==> flow/design.v <==
module RegFile(  
   input clk,
   input reset,
   input [3:0] A1,
   input [3:0] A2,
   input [3:0] A3,    
   input [31:0] WD3,  
   input RegWrite,    
   input [31:0] PCPlus8,    
   output [31:0] RD1,    
   output [31:0] RD2    
   );
   reg[31:0] R[15:0]; 
   integer i;
   always @ (posedge clk or posedge reset)
   begin   
         if (reset) 
         begin
            for (i=0; i<16 ;i=i+1)
            begin
				R[i] <= 32'b0;
            end
         end
         else 
         begin         
            if(RegWrite == 1'b1) begin  
               R[A3] <= WD3;
            end
            R[15] <= PCPlus8;
         end
   end
   assign RD1 = R[A1];
   assign RD2 = R[A2];
endmodule
; Step by step through the tools: RegFile
; What the tools print for RegFile, step after step.
; Lines are those of the file above, counted from 1.
; Operators: Yosys type, input widths -> output width; for muxes data width and select width s.
; Library cell names are shortened.
; The mark n/a stands for no value.
[inputs]
top_module = RegFile
clk_port = clk
cell_library = sky130hd
lib_corner = tt_025C_1v80

; After elaboration
; Counts by Yosys on the flattened word-level netlist (proc, flatten, opt, wreduce). Print and check cells are left out. Cells with the same type and inputs are merged into one.
[op_classes]
muxes = 2
reduce_and_logical = 18
eq_ne = 44
[op_table]
columns = operator, n
row1 = $pmux 32 s16, 2
row2 = $eq 4x4->1 const B, 23
row3 = $eq 4x3->1 const B, 12
row4 = $reduce_and 2->1, 15
row5 = $eq 4x2->1 const B, 6
row6 = $eq 4x1->1 const B, 3
row7 = $logic_not 4->1, 3
[bits]
reg_bits = 512
elab_cells = 80
output_inout_bits = 64
in_bits = 79

; Longest topological paths
; Yosys ltp: most cells in a row. Word level: on the elaborated netlist, between registers, memories and ports. Mapped: between sequential cells and ports; inverters and the memories' decode and read muxes count.
[logic_depth]
ltp_word = 2
abc_area = 0
depth_mapped = 9
mapped_depth_nobuf = 5

; Synthesis result
; Source: synth_stat.txt of the flow (Yosys; design flattened, memories mapped). It holds for the ABC_AREA given above (unset counts as 0); a run with the other value may have another netlist.
; The area totals of this step are shown rounded.
[types]
columns = cell, n
row1 = dfrtp_1, 512
row2 = mux2_2, 496
row3 = a22oi_1, 136
row4 = mux2i_1, 94
row5 = a22o_1, 83
row6 = buf_2, 106
row7 = mux2_1, 43
row8 = o22ai_1, 75
row9 = a21oi_1, 90
row10 = nor2_1, 102
row11 = clkbuf_1, 92
row12 = a222oi_1, 32
row13 = nand2_1, 82
row14 = a31oi_1, 49
row15 = nor2b_1, 47
row16 = o221ai_1, 25
row17 = o21ai_0, 41
row18 = a221oi_1, 19
; Other cell types: 41; their cells: 208.
[mapped]
mapped_cells = 2332
flip_flops = 512
buf_cells = 230
yosys_area_um2 = 27100
seqArea_um2 = 12800

; Worst setup path after synthesis
; Path of least setup slack by OpenSTA after synthesis, without wires, with an ideal clock, recovery checks aside; 20% of the period is set as input and as output delay. Where synthesis merged equal registers, the netlist keeps one of their names.
[synth_timing]
path_type = input -> output
from = in A2[1]
to = out RD2[19]
driving_pins = 6
in_delay_ns = 1.200
out_delay_ns = 1.200
t_arrival_ns = 2.536
delay_ns = 1.336
path_slack_ns = 2.264
path_buffers = 3
launch_ns = 1.200
t_required_ns = 4.800
clock_period_ns = 6.0
synth_period_reached_ns = 3.736
; "delay_ns" is the arrival time less input delay plus setup time.
; A path that ends at an output port has no setup time.
; "driving_pins" counts driving pins, that of a launching flip-flop among them; a cell with two outputs on the path counts twice.
; "synth_period_reached_ns" is the clock period less the worst setup slack; recovery checks do not enter. This is arithmetic on one report: input and output delays are still those of the set period (20% each).
; The rows between start and end are the longest chain of elaborated cells between them; the timing report does not say that the signal goes this way. Where chains are equally long, one stands for them.
; Each line given opens the expression or statement behind the cell; cells for indexed reads and writes are added by Yosys, which also makes memories of some case tables.
[synth_via]
cell_sequence = buf_6 buf_4 clkbuf_1 mux2_2 a222oi_1 a31oi_1
elab_chain_len = 2
cone_cells = 17
lines_between = 1
classes_between = 15 x eq/ne; 1 x mux; 1 x reduce/logical
[synth_rtl]
columns = item, line
row1 = from (decl), 5  ; input [3:0] A2,
row2 = $eq 4x4->1, 33  ; assign RD2 = R[A2];
row3 = $pmux 32 s16, 33
row4 = to (decl), 11  ; output [31:0] RD2

; Path in the finished layout
; Path of least setup slack in the final report of job 1 (OpenROAD, finished layout, wires in). Where an end is a register, its clock arrival counts in the times.
[layout_timing]
path_type = input -> output
from = in A2[3]
to = out RD2[31]
clock_period_ns = 5.61
t_arrival_ns = 3.94
out_delay_ns = 1.12
driving_pins = 6
t_required_ns = 4.49
in_delay_ns = 1.12
path_buffers = 2
launch_ns = 1.12
path_slack_ns = 0.55
; The rows between start and end are the longest chain of elaborated cells between them; the timing report does not say that the signal goes this way. Where chains are equally long, one stands for them.
[layout_via]
cell_sequence = buf_2 or3_1 a21oi_1 a2111oi_0 a21oi_1 clkdlybuf4s50_1
elab_chain_len = 2
cone_cells = 17
lines_between = 1
classes_between = 15 x eq/ne; 1 x mux; 1 x reduce/logical
[layout_rtl]
columns = item, line
row1 = from (decl), 5  ; input [3:0] A2,
row2 = $eq 4x4->1, 33  ; assign RD2 = R[A2];
row3 = $pmux 32 s16, 33
row4 = to (decl), 11  ; output [31:0] RD2

; RegFile through Yosys and OpenROAD on sky130hd: 3 stored runs, unordered, with their settings and measured results. The constraints put input and output delay at 20% of the set period each and load the outputs with 0.01 pF.
; By "power.total_uw" is meant OpenSTA's value without simulated activity: inputs other than the clock are taken to toggle once in ten clock periods, and the tool carries that through the logic.
; The measured numbers are rounded.

[job 1: settings]
CORE_UTILIZATION = 50
SETUP_SLACK_MARGIN = 0.49
period_ns = 5.61
CAP_MARGIN = 20
CORE_MARGIN = 2
SLEW_MARGIN = 20
[job 1: results]
finalUtil_pct = 58.2
final_die_area_um2 = 56100
hold_ws_ns = 0.515
worst_setup_slack_ns = 0.548
power.total_uw = 11500
yosys.chip_area_um2 = 27100

[job 2: settings]
CELL_PAD_IN_SITES_DETAIL_PLACEMENT = 0
CORE_ASPECT_RATIO = 0.56
CORE_MARGIN = 7
CORE_UTILIZATION = 20
GPL_ROUTABILITY_DRIVEN = 1
HOLD_SLACK_MARGIN = -0.07
PLACE_DENSITY = 0.57
SLEW_MARGIN = 10
TNS_END_PERCENT = 45
period_ns = 3.64
CAP_MARGIN = 20
[job 2: results]
finalUtil_pct = 25.8
final_die_area_um2 = 146000
hold_ws_ns = 0.519
worst_setup_slack_ns = -0.036
power.total_uw = 17400
yosys.chip_area_um2 = 27100

[job 3: settings]
ABC_AREA = 0
CELL_PAD_IN_SITES_DETAIL_PLACEMENT = 2
CORE_ASPECT_RATIO = 1.81
CORE_MARGIN = 10
CORE_UTILIZATION = 25
GPL_TIMING_DRIVEN = 1
HOLD_SLACK_MARGIN = 0.3
MAX_ROUTING_LAYER = met5
PLACE_DENSITY = 0.37
SLEW_MARGIN = 30
TNS_END_PERCENT = 100
period_ns = 4.37
CAP_MARGIN = 20
[job 3: results]
finalUtil_pct = 30.7
final_die_area_um2 = 122000
hold_ws_ns = 0.518
worst_setup_slack_ns = 0.116
power.total_uw = 15300
yosys.chip_area_um2 = 27100
